==> flow/design.v <==
module SNN(
	clk,
	rst_n,
	in_valid,
	img,
	ker,
	weight,
	out_valid,
	out_data
);
input clk;
input rst_n;
input in_valid;
input [7:0] img;
input [7:0] ker;
input [7:0] weight;
output reg out_valid;
output reg [9:0] out_data;
genvar x, y;
reg [6:0] count_in;
wire [2:0] count_in_x;
wire [1:0] count_in_y;
wire [2:0] count_row;
reg [7:0] image[2:0][5:0];
reg [7:0] kernel[8:0];
reg [7:0] fc_weight[3:0];
reg conv_in_valid;
wire conv_out_valid;
reg [63:0] next_conv_in;
reg [71:0] conv_in;
wire [19:0] conv_out;
wire [7:0] conv_quantize_out;
wire conv_quantize_out_valid;
wire [7:0] max_pool_out;
wire max_pool_out_valid;
wire [16:0] fc_out_1;
wire [16:0] fc_out_2;
wire fc_out_valid;
wire [7:0] fc_quantization_out_1;
wire [7:0] fc_quantization_out_2;
wire fc_quantization_out_valid;
wire [9:0] l1_out;
wire l1_out_valid;
assign count_in_x = count_in % 'd6;
assign count_in_y = (count_in / 'd6) % 'd3;
assign count_row = (count_in / 'd6) % 'd6;
always@(posedge clk or negedge rst_n) begin
	if(!rst_n)
		count_in <= 0;
	else if(in_valid)
		count_in <= count_in + 1;
	else
		count_in <= 0;
end
generate
for(x=0;x<6;x=x+1) begin
	for(y=0;y<3;y=y+1) begin
		always@(posedge clk) begin
			if(x == count_in_x && count_in_y == y)
				image[y][x] <= img;
			else
				image[y][x] <= image[y][x];
		end
	end
end
for(x=0;x<9;x=x+1) begin
	always@(posedge clk) begin
		if(x == count_in)
			kernel[x] <= ker;
		else
			kernel[x] <= kernel[x];
	end
end
for(x=0;x<4;x=x+1) begin
	always@(posedge clk) begin
		if(in_valid && x == count_in)
			fc_weight[x] <= weight;
		else
			fc_weight[x] <= fc_weight[x];
	end
end
endgenerate
wire [23:0] row1;
wire [23:0] row2;
wire [23:0] row3;
assign row1 = {image[0][count_in_x],image[0][count_in_x-1],image[0][count_in_x-2]};
assign row2 = {image[1][count_in_x],image[1][count_in_x-1],image[1][count_in_x-2]};
assign row3 = {image[2][count_in_x],image[2][count_in_x-1],image[2][count_in_x-2]};
always@(*) begin
	case(count_in_y)
	'd2: next_conv_in = {row3[15:0],row2,row1};
	'd0: next_conv_in = {row1[15:0],row3,row2};
	'd1: next_conv_in = {row2[15:0],row1,row3};
	default: next_conv_in = 0;
	endcase
end
always@(*) begin
	if(count_row > 1 && count_in_x > 1)
		conv_in = {img,next_conv_in};
	else
		conv_in = 0;
end
always@(*) begin
	conv_in_valid = count_row > 1 && count_in_x > 1;
end
conv c1(
	.rst_n(rst_n),
	.clk(clk),
	.clk_valid(clk),
	.in_valid(conv_in_valid),
	.kernel({kernel[8],kernel[7],kernel[6],kernel[5],kernel[4],kernel[3],kernel[2],kernel[1],kernel[0]}),
	.image(conv_in),
	.out_valid(conv_out_valid),
	.out(conv_out)
);
quatization_1 q1(
	.rst_n(rst_n),
	.clk(clk),
	.in_valid(conv_out_valid),
	.in(conv_out),
	.out(conv_quantize_out),
	.out_valid(conv_quantize_out_valid)
);
max_pool m1(
	.rst_n(rst_n),
	.clk(clk),
	.in_valid(conv_quantize_out_valid),
	.in(conv_quantize_out),
	.out(max_pool_out),
	.out_valid(max_pool_out_valid)
);
fully_connect fc1(
	.rst_n(rst_n),
	.clk(clk),
	.in_valid(max_pool_out_valid),
	.in(max_pool_out),
	.weight({fc_weight[3],fc_weight[2],fc_weight[1],fc_weight[0]}),
	.out_1(fc_out_1),
	.out_2(fc_out_2),
	.out_valid(fc_out_valid)
);
quatization_2 q2(
	.rst_n(rst_n),
	.clk(clk),
	.in_valid(fc_out_valid),
	.in_1(fc_out_1),
	.in_2(fc_out_2),
	.out_1(fc_quantization_out_1),
	.out_2(fc_quantization_out_2),
	.out_valid(fc_quantization_out_valid)
);
L1_distance l1(
	.rst_n(rst_n),
	.clk(clk),
	.in_valid(fc_quantization_out_valid),
	.in_1(fc_quantization_out_1),
	.in_2(fc_quantization_out_2),
	.out(l1_out),
	.out_valid(l1_out_valid)
);
always@(posedge clk or negedge rst_n) begin
	if(!rst_n) begin
		out_data <= 0;
	end
	else if(l1_out_valid)
		out_data <= l1_out;
	else
		out_data <= 0;
end
always@(posedge clk or negedge rst_n) begin
	if(!rst_n) begin
		out_valid <= 0;
	end
	else
		out_valid <= l1_out_valid;
end
endmodule
module conv(
	input rst_n,
	input clk,
	input clk_valid,
	input in_valid,
	input [71:0] kernel,
	input [71:0] image,
	output reg out_valid,
	output reg [19:0] out
);
wire [15:0] mult_out[8:0];
genvar gen_conv;
generate
for(gen_conv=0;gen_conv<9;gen_conv=gen_conv+1)
	assign mult_out[gen_conv] = kernel[(gen_conv*8)+7:(gen_conv*8)] * image[(gen_conv*8)+7:(gen_conv*8)];
endgenerate
wire [19:0] next_out;
assign next_out = ( (mult_out[0] + mult_out[1]) + (mult_out[2] + mult_out[3]) ) + ( (mult_out[4] + mult_out[5]) + (mult_out[6] + mult_out[7]) + mult_out[8]);
always@(posedge clk) begin
	if(in_valid)
		out <= next_out;
	else
		out <= out;
end
always@(posedge clk_valid or negedge rst_n) begin
	if(!rst_n)
		out_valid <= 0;
	else
		out_valid <= in_valid;
end
endmodule
module quatization_1(
	input rst_n,
	input clk,
	input in_valid,
	input [19:0] in,
	output reg [7:0] out,
	output reg out_valid
);
wire [7:0] next_out;
assign next_out = in / 'd2295;
always@(*) begin
	out = next_out;
end
always@(*) begin
	out_valid = in_valid;
end
endmodule
module max_pool(
	input rst_n,
	input clk,
	input in_valid,
	input [7:0] in,
	output reg [7:0] out,
	output reg out_valid
);
reg [2:0] count_in;
reg [7:0] temp1;
reg [7:0] temp2;
wire [7:0] next_temp;
reg [7:0] cmp_in;
always@(posedge clk or negedge rst_n) begin
	if(!rst_n)
		count_in <= 0;
	else if(in_valid)
		count_in <= count_in + 1;
	else
		count_in <= count_in;
end
always@(posedge clk) begin
	if(in_valid && count_in == 0)
		temp1 <= in;
	else if(in_valid && (count_in == 'd1 || count_in == 'd4))
		temp1 <= next_temp;
	else
		temp1 <= temp1;
end
always@(posedge clk) begin
	if(in_valid && count_in == 'd2)
		temp2 <= in;
	else if(in_valid && (count_in == 'd3 || count_in == 'd6))
		temp2 <= next_temp;
	else
		temp2 <= temp2;
end
always@(*) begin
	case(count_in)
	'd1,'d4,'d5: cmp_in = temp1;
	'd3,'d6,'d7: cmp_in = temp2;
	default: cmp_in = temp1;
	endcase
end
assign next_temp = (cmp_in > in) ? cmp_in : in;
always@(posedge clk) begin
	if(count_in == 'd5 || count_in == 'd7)
		out <= next_temp;
	else
		out <= out;
end
always@(posedge clk or negedge rst_n) begin
	if(!rst_n)
		out_valid <= 0;
	else
		out_valid <= (count_in == 'd5 || count_in == 'd7) && in_valid;
end
endmodule
module fully_connect(
	input rst_n,
	input clk,
	input in_valid,
	input [7:0] in,
	input [31:0] weight,
	output reg [16:0] out_1,
	output reg [16:0] out_2,
	output reg out_valid
);
reg count_in;
wire [15:0] mul_out_1;
wire [15:0] mul_out_2;
reg [7:0] mul_in_1;
reg [7:0] mul_in_2;
reg [15:0] temp1;
reg [15:0] temp2;
always@(posedge clk or negedge rst_n) begin
	if(!rst_n)
		count_in <= 0;
	else if(in_valid)
		count_in <= ~count_in;
	else
		count_in <= count_in;
end
always@(*) begin
	case(count_in)
	'd0: mul_in_1 = weight[7:0];
	'd1: mul_in_1 = weight[23:16];
	endcase
end
always@(*) begin
	case(count_in)
	'd0: mul_in_2 = weight[15:8];
	'd1: mul_in_2 = weight[31:24];
	endcase
end
assign mul_out_1 = mul_in_1 * in;
assign mul_out_2 = mul_in_2 * in;
always@(posedge clk) begin
	if(in_valid)
		temp1 <= mul_out_1;
	else
		temp1 <= temp1;
end
always@(posedge clk) begin
	if(in_valid)
		temp2 <= mul_out_2;
	else
		temp2 <= temp2;
end
always@(*) begin
	if(in_valid && count_in)
		out_1 = mul_out_1 + temp1;
	else
		out_1 = 0;
end
always@(*) begin
	if(in_valid && count_in)
		out_2 = mul_out_2 + temp2;
	else
		out_2 = 0;
end
always@(*) begin
	out_valid = in_valid && count_in;
end
endmodule
module quatization_2(
	input rst_n,
	input clk,
	input in_valid,
	input [16:0] in_1,
	input [16:0] in_2,
	output reg [7:0] out_1,
	output reg [7:0] out_2,
	output reg out_valid
);
always@(*) begin
	out_1 = in_1 / 'd510;
end
always@(*) begin
	out_2 = in_2 / 'd510;
end
always@(*) begin
	out_valid = in_valid;
end
endmodule
module L1_distance(
	input rst_n,
	input clk,
	input in_valid,
	input [7:0] in_1,
	input [7:0] in_2,
	output reg [9:0] out,
	output reg out_valid
);
reg [1:0] count_in;
reg [7:0] temp [3:0];
wire [7:0] next_temp[3:0];
always@(posedge clk or negedge rst_n) begin
	if(!rst_n)
		count_in <= 0;
	else if(in_valid)
		count_in <= count_in + 1;
	else
		count_in <= count_in;
end
always@(posedge clk) begin
	if(in_valid && count_in == 0) begin
		temp[0] <= in_1;
		temp[1] <= in_2;
	end
	else if(in_valid && count_in == 'd1) begin
		temp[2] <= in_1;
		temp[3] <= in_2;
	end
	else begin
		temp[0] <= temp[0];
		temp[1] <= temp[1];
		temp[2] <= temp[2];
		temp[3] <= temp[3];
	end
end
reg [7:0] adder_in_1;
reg [7:0] adder_in_2;
reg [7:0] adder_in_3;
reg [7:0] adder_in_4;
always@(*) begin
	if(count_in == 'd2) begin
		adder_in_1 = (temp[0] > in_1) ? temp[0] - in_1 : in_1 - temp[0];
		adder_in_2 = (temp[1] > in_2) ? temp[1] - in_2 : in_2 - temp[1];
	end
	else begin
		adder_in_1 = 0;
		adder_in_2 = 0;
	end
end
always@(*) begin
	if(count_in == 'd3) begin
		adder_in_3 = (temp[2] > in_1) ? temp[2] - in_1 : in_1 - temp[2];
		adder_in_4 = (temp[3] > in_2) ? temp[3] - in_2 : in_2 - temp[3];
	end
	else begin
		adder_in_3 = 0;
		adder_in_4 = 0;
	end
end
wire [7:0] real_adder_in_1;
wire [7:0] real_adder_in_2;
assign real_adder_in_1 = (count_in == 'd3) ? adder_in_3 : adder_in_1;
assign real_adder_in_2 = (count_in == 'd3) ? adder_in_4 : adder_in_2;
wire [8:0] adder_out;
assign adder_out = real_adder_in_1 + real_adder_in_2;
reg [8:0] temp_out;
always@(posedge clk) begin
	if(count_in == 'd2)
		temp_out <= adder_out;
	else
		temp_out <= temp_out;
end
wire [9:0] sum;
wire [9:0] next_out;
assign sum = adder_out + temp_out;
assign next_out = (sum > 'd15) ? sum : 0;
always@(*) begin
	out = next_out;
end
always@(*) begin
	out_valid = count_in == 'd3 && in_valid;
end
endmodule
Tool chain data of SNN

The steps from the RTL of SNN to its reports follow in flow order.
Lines are those of the file above, counted from 1.
Cell names lack the library's common part.
A cell with -- has no value.

Design top: SNN
Clock: clk
Cell library: sky130hd
Library corner: tt_025C_1v80

Word level

Source: Yosys, flattened and elaborated. Widths are those after wreduce. Registers that Yosys merges into a memory's read port (data or address) are not register bits. Print and check cells do not count.

Order comparisons: 8
Add/sub/neg operators: 34
Equal/unequal tests: 178
Reductions and logical operators: 53
Multiplexer cells: 32
Bitwise operators: 2
$mul: 11
Div/mod/pow operators: 7

Operators by type and width:

| kind                                                                      | number |
| 8-bit by 8-bit multiplier with 16-bit output                              | 11 |
| 8-bit case mux with 18-bit select                                         | 9 |
| 17-bit by 9-bit divider with 32-bit output (second input constant)        | 2 |
| 20-bit by 12-bit divider with 32-bit output (second input constant)       | 1 |
| 5-bit by 4-bit equality test with 1-bit output (second input constant)    | 72 |
| 64-bit case mux with 3-bit select                                         | 1 |
| 5-bit by 3-bit equality test with 1-bit output (second input constant)    | 36 |
| 8-bit 2-to-1 mux                                                          | 14 |
| 16-bit by 16-bit adder with 17-bit output                                 | 6 |
| 32-bit by 3-bit remainder unit with 32-bit output (second input constant) | 1 |
| 7-bit by 3-bit divider with 32-bit output (second input constant)         | 1 |
| 7-bit by 3-bit remainder unit with 32-bit output (second input constant)  | 1 |
| 5-bit by 2-bit equality test with 1-bit output (second input constant)    | 18 |
| 5-bit equality test (second input constant)                               | 18 |
| 72-bit 2-to-1 mux                                                         | 1 |
| 32-bit by 2-bit remainder unit with 32-bit output (second input constant) | 1 |
| 8-bit subtractor                                                          | 8 |
| 20-bit adder                                                              | 3 |
| 5-bit by 1-bit equality test with 1-bit output (second input constant)    | 9 |
| 5-bit logical NOT                                                         | 9 |
| 8-bit greater-than comparator                                             | 5 |
| 17-bit 2-to-1 mux                                                         | 2 |
| 1-bit logical AND                                                         | 32 |
| 8-bit case mux with 2-bit select                                          | 2 |
| 3-bit by 7-bit equality test with 1-bit output (first input constant)     | 4 |
| 20-bit by 16-bit adder with 20-bit output                                 | 1 |
| 10-bit 2-to-1 mux                                                         | 2 |
| 3-bit by 5-bit adder with 5-bit output (first input constant)             | 3 |

Other operator kinds: 32; their cells: 52.

Output and inout bits: 11
Word-level cells: 375
Register bits after elaboration: 391
Input bits: 27

Longest topological paths

Yosys ltp: most cells in a row. Word level: on the elaborated netlist, between registers, memories and ports. Mapped: between sequential cells and ports; inverters and the memories' decode and read muxes count.

Depth after elaboration: 15
ABC_AREA: 0
Mapped depth: 79
Gate-level depth less buffers: 76

After synthesis

Yosys stat after the flow's synthesis: flattened, memories mapped to cells. It holds for the ABC_AREA given above (unset counts as 0); a run with the other value may have another netlist.

Mapped area: 57,173.6 um^2
Buffers: 250
Flip-flops: 391
Cell count: 6,362

Cells by type:

| cell     | number |
| fa_1     | 570 |
| edfxtp_1 | 365 |
| ha_1     | 527 |
| inv_1    | 905 |
| nand2_1  | 571 |
| a21oi_1  | 286 |
| and2_1   | 228 |
| xnor2_1  | 160 |
| a22oi_1  | 182 |
| nor2_1   | 351 |
| o21ai_0  | 213 |
| nor2b_1  | 152 |
| and3_1   | 149 |
| a222oi_1 | 84 |
| clkbuf_1 | 188 |
| dfrtp_1  | 26 |
| mux2i_1  | 65 |
| o21bai_1 | 83 |

Not listed: further types 108, cells in them 1257.
By module: a second synthesis without flattening, with its own total; a netlist apart from the flattened one above.

Cell total of the unflattened synthesis: 6,526
Area total of the unflattened synthesis: 60,402.9 um^2

Each row is one instance without its submodules.

By module:

| module        | area (um^2) | cells | seq. area (um^2) | times used |
| conv          | 21,015.2    | 2,168 | 625.6            | 1 |
| SNN           | 18,492.7    | 1,854 | 7,897.6          | 1 |
| fully_connect | 6,990.5     | 767   | 985.9            | 1 |
| L1_distance   | 4,753.3     | 502   | 1,281.2          | 1 |
| quatization_1 | 3,907.5     | 558   | 0.0              | 1 |
| quatization_2 | 3,632.2     | 564   | 0.0              | 1 |
| max_pool      | 1,611.5     | 113   | 820.8            | 1 |

Path before layout

Source: OpenSTA report_checks on the synthesized netlist (no wires, ideal clock, input and output delay 20% of the period each), path of least setup slack; recovery checks are left aside. Register names are those of the netlist, which keeps one name where synthesis merged equal registers.

Path kind: reg2reg
Start point: reg fc1.count_in
End point: reg out_data[2]
Data arrival time: 16.927 ns
Delay of the path: 17.050 ns
Period: 17.0 ns
Driving pins on the path: 73
Buffers on the path: 4
Path slack: -0.050 ns
Synthesis period reached: 17.05 ns

"delay of the path" = arrival - input delay + setup time.
"driving pins on the path": output pins that drive a net of the path, with the launching flip-flop's if there is one; two outputs of one cell count as two.
"synthesis period reached" is the clock period less the worst setup slack; recovery checks do not enter. This is arithmetic on one report: input and output delays are still those of the set period (20% each).
At most two assigning lines are given for a register; there are more.

Cell sequence: dfrtp_1 > clkbuf_1 > clkbuf_1 > mux2i_1 > nand2b_1 > fa_1 > fa_1 > inv_1 > fa_1 > inv_1 > fa_1 > inv_1 > ha_1 > a21oi_1 > o21bai_1 > a21oi_1 > xnor2_1 > ha_1 > [... 37 more ...] > clkbuf_1 > mux2_2 > o22ai_1 > ha_1 > a21o_1 > a21oi_1 > o21bai_1 > a21oi_1 > xnor2_1 > ha_1 > inv_1 > o21bai_1 > a21oi_1 > nor2_1 > nor2_1 > xor2_1 > a41o_1 > nor3_1
Elaborated cells on any way between the ends: 38
Classes of those cells: add/sub (12); mul (2); div (2); compare (5); mux (14); logic (1); reduce/logical (2)

RTL lines, path after synthesis:

| element       | line | source |
| from (decl)   | 294  | `reg count_in;` |
| from (assign) | 305  | `count_in <= ~count_in;` |
| from (assign) | 307  | `count_in <= count_in;` |
| to (assign)   | 163  | `out_data <= 0;` |
| to (assign)   | 166  | `out_data <= l1_out;` |
| to (decl)     | 18   | `output reg [9:0] out_data;` |

Chain of elaborated cells between the ends: none given.
Some nets on the timed path still bear RTL names; the line given drives or declares the net.

Named nets, after synthesis:

| signal                   | line | source |
| fc1.mul_out_1[10]        | 321  | `assign mul_out_1 = mul_in_1 * in;` |
| fc_quantization_out_1[1] | 362  | `out_1 = in_1 / 'd510;` |
| fc_quantization_out_1[0] | 362  |  |
| l1.adder_out[5]          | 436  | `assign adder_out = real_adder_in_1 + real_adder_in_2;` |

Worst path after layout

From the final timing report of entry B: the path of least setup slack in the routed layout; clock arrival at registers is part of the times.

Path kind: reg2reg
Start point: reg fc1.count_in
End point: reg out_data[0]
Buffers on the path: 5
Period: 16.5 ns
Path slack: 1.09 ns
Driving pins on the path: 76
Data arrival time: 15.95 ns

At most two assigning lines are given for a register; there are more.

Cell sequence: dfrtp_2 > buf_12 > mux2i_4 > buf_4 > nor2b_1 > fa_1 > fa_1 > fa_1 > inv_1 > fa_1 > inv_1 > ha_4 > inv_1 > o21bai_1 > a21oi_2 > xnor2_2 > ha_1 > and3_4 > [... 40 more ...] > a221o_1 > a221o_1 > a221oi_2 > o21ai_2 > nand2_1 > nand2_1 > a221oi_2 > xor2_1 > o22ai_2 > ha_4 > xnor2_2 > ha_1 > inv_2 > nor2_1 > nor2_1 > xor2_1 > a41o_1 > nor2_1
Elaborated cells on any way between the ends: 38
Classes of those cells: add/sub (12); mul (2); div (2); compare (5); mux (14); logic (1); reduce/logical (2)

RTL lines, path after layout:

| element       | line | source |
| from (decl)   | 294  | `reg count_in;` |
| from (assign) | 305  | `count_in <= ~count_in;` |
| from (assign) | 307  | `count_in <= count_in;` |
| to (assign)   | 163  | `out_data <= 0;` |
| to (assign)   | 166  | `out_data <= l1_out;` |
| to (decl)     | 18   | `output reg [9:0] out_data;` |

Chain of elaborated cells between the ends: none given.
Some nets on the timed path still bear RTL names; the line given drives or declares the net.

Named nets, after layout:

| signal                   | line | source |
| fc1.mul_out_1[10]        | 321  | `assign mul_out_1 = mul_in_1 * in;` |
| fc_quantization_out_1[3] | 362  | `out_1 = in_1 / 'd510;` |
| fc_quantization_out_1[0] | 362  |  |
| l1.adder_out[7]          | 436  | `assign adder_out = real_adder_in_1 + real_adder_in_2;` |

Hand-over note for SNN

Record of 6 stored runs of the RTL-to-layout flow on SNN, platform sky130hd. The runs are unordered. Constraints: input delay and output delay 20% of the set period each, output load 0.01 pF.
"total power after layout" rests on the timing tool's default activity at the inputs, not on a simulated workload.
Settings: n/a = not set for that run.
A result given as n/a is not shown for that run.

| setting or result                        | entry A | entry B   | entry C   | entry D | entry E   | entry F   |
| CELL_PAD_IN_SITES_DETAIL_PLACEMENT       | 2       | n/a       | n/a       | 2       | n/a       | 2         |
| CELL_PAD_IN_SITES_GLOBAL_PLACEMENT       | 0       | n/a       | n/a       | 2       | 0         | 0         |
| CORE_UTILIZATION                         | 52      | 40        | 40        | 32      | 52        | 32        |
| CTS_CLUSTER_DIAMETER                     | 125     | n/a       | n/a       | 138     | 250       | 239       |
| CTS_CLUSTER_SIZE                         | 49      | n/a       | n/a       | 49      | 33        | 49        |
| GPL_TIMING_DRIVEN                        | 0       | n/a       | n/a       | 1       | 0         | 1         |
| HOLD_SLACK_MARGIN                        | 0.21    | n/a       | n/a       | n/a     | n/a       | 0.21      |
| PLACE_DENSITY_LB_ADDON                   | 0.24    | n/a       | n/a       | n/a     | 0.24      | 0.24      |
| TNS_END_PERCENT                          | 15      | n/a       | n/a       | 80      | 15        | 15        |
| period_ns                                | 11.0    | 16.5      | 17.0      | 11.0    | 11.0      | 11.0      |
| CAP_MARGIN                               | 20      | 20        | 20        | 20      | 20        | 20        |
| CORE_MARGIN                              | 2       | 2         | 4         | 9       | 2         | 4         |
| SLEW_MARGIN                              | 20      | 20        | 20        | 20      | 20        | 20        |
| SETUP_SLACK_MARGIN                       | n/a     | 4.1       | n/a       | -0.86   | n/a       | n/a       |
| PLACE_DENSITY                            | n/a     | n/a       | 0.91      | 0.69    | n/a       | n/a       |
| ABC_AREA                                 | n/a     | n/a       | n/a       | 1       | n/a       | n/a       |
| GPL_ROUTABILITY_DRIVEN                   | n/a     | n/a       | n/a       | 0       | n/a       | n/a       |
| MAX_ROUTING_LAYER                        | n/a     | n/a       | n/a       | met5    | n/a       | met5      |
| MIN_ROUTING_LAYER                        | n/a     | n/a       | n/a       | met2    | n/a       | n/a       |
| chip area after synthesis (Yosys) (um^2) | n/a     | 57,173.6  | 57,173.6  | n/a     | 57,173.6  | 57,173.6  |
| die outline area (um^2)                  | n/a     | 145,974.0 | 149,046.0 | n/a     | 112,617.0 | 185,494.0 |
| standard-cell area after routing (um^2)  | n/a     | 69,002.4  | 63,215.6  | n/a     | 66,553.8  | 75,877.8  |
| worst setup slack after layout (ns)      | n/a     | 1.086     | 0.462     | n/a     | -4.956    | -7.358    |
| sum of negative setup slack (ns)         | n/a     | 0.000     | 0.000     | n/a     | -146.014  | -279.638  |
| worst hold slack (ns)                    | n/a     | 0.552     | 0.549     | n/a     | 0.570     | 0.682     |
| total power after layout (mW)            | n/a     | 5.247     | 4.461     | n/a     | 6.917     | 8.937     |

Entry A: not finished: placement ended with error DPL-0033
Entry D: not finished: routing ended with error GRT-0116

End of note.
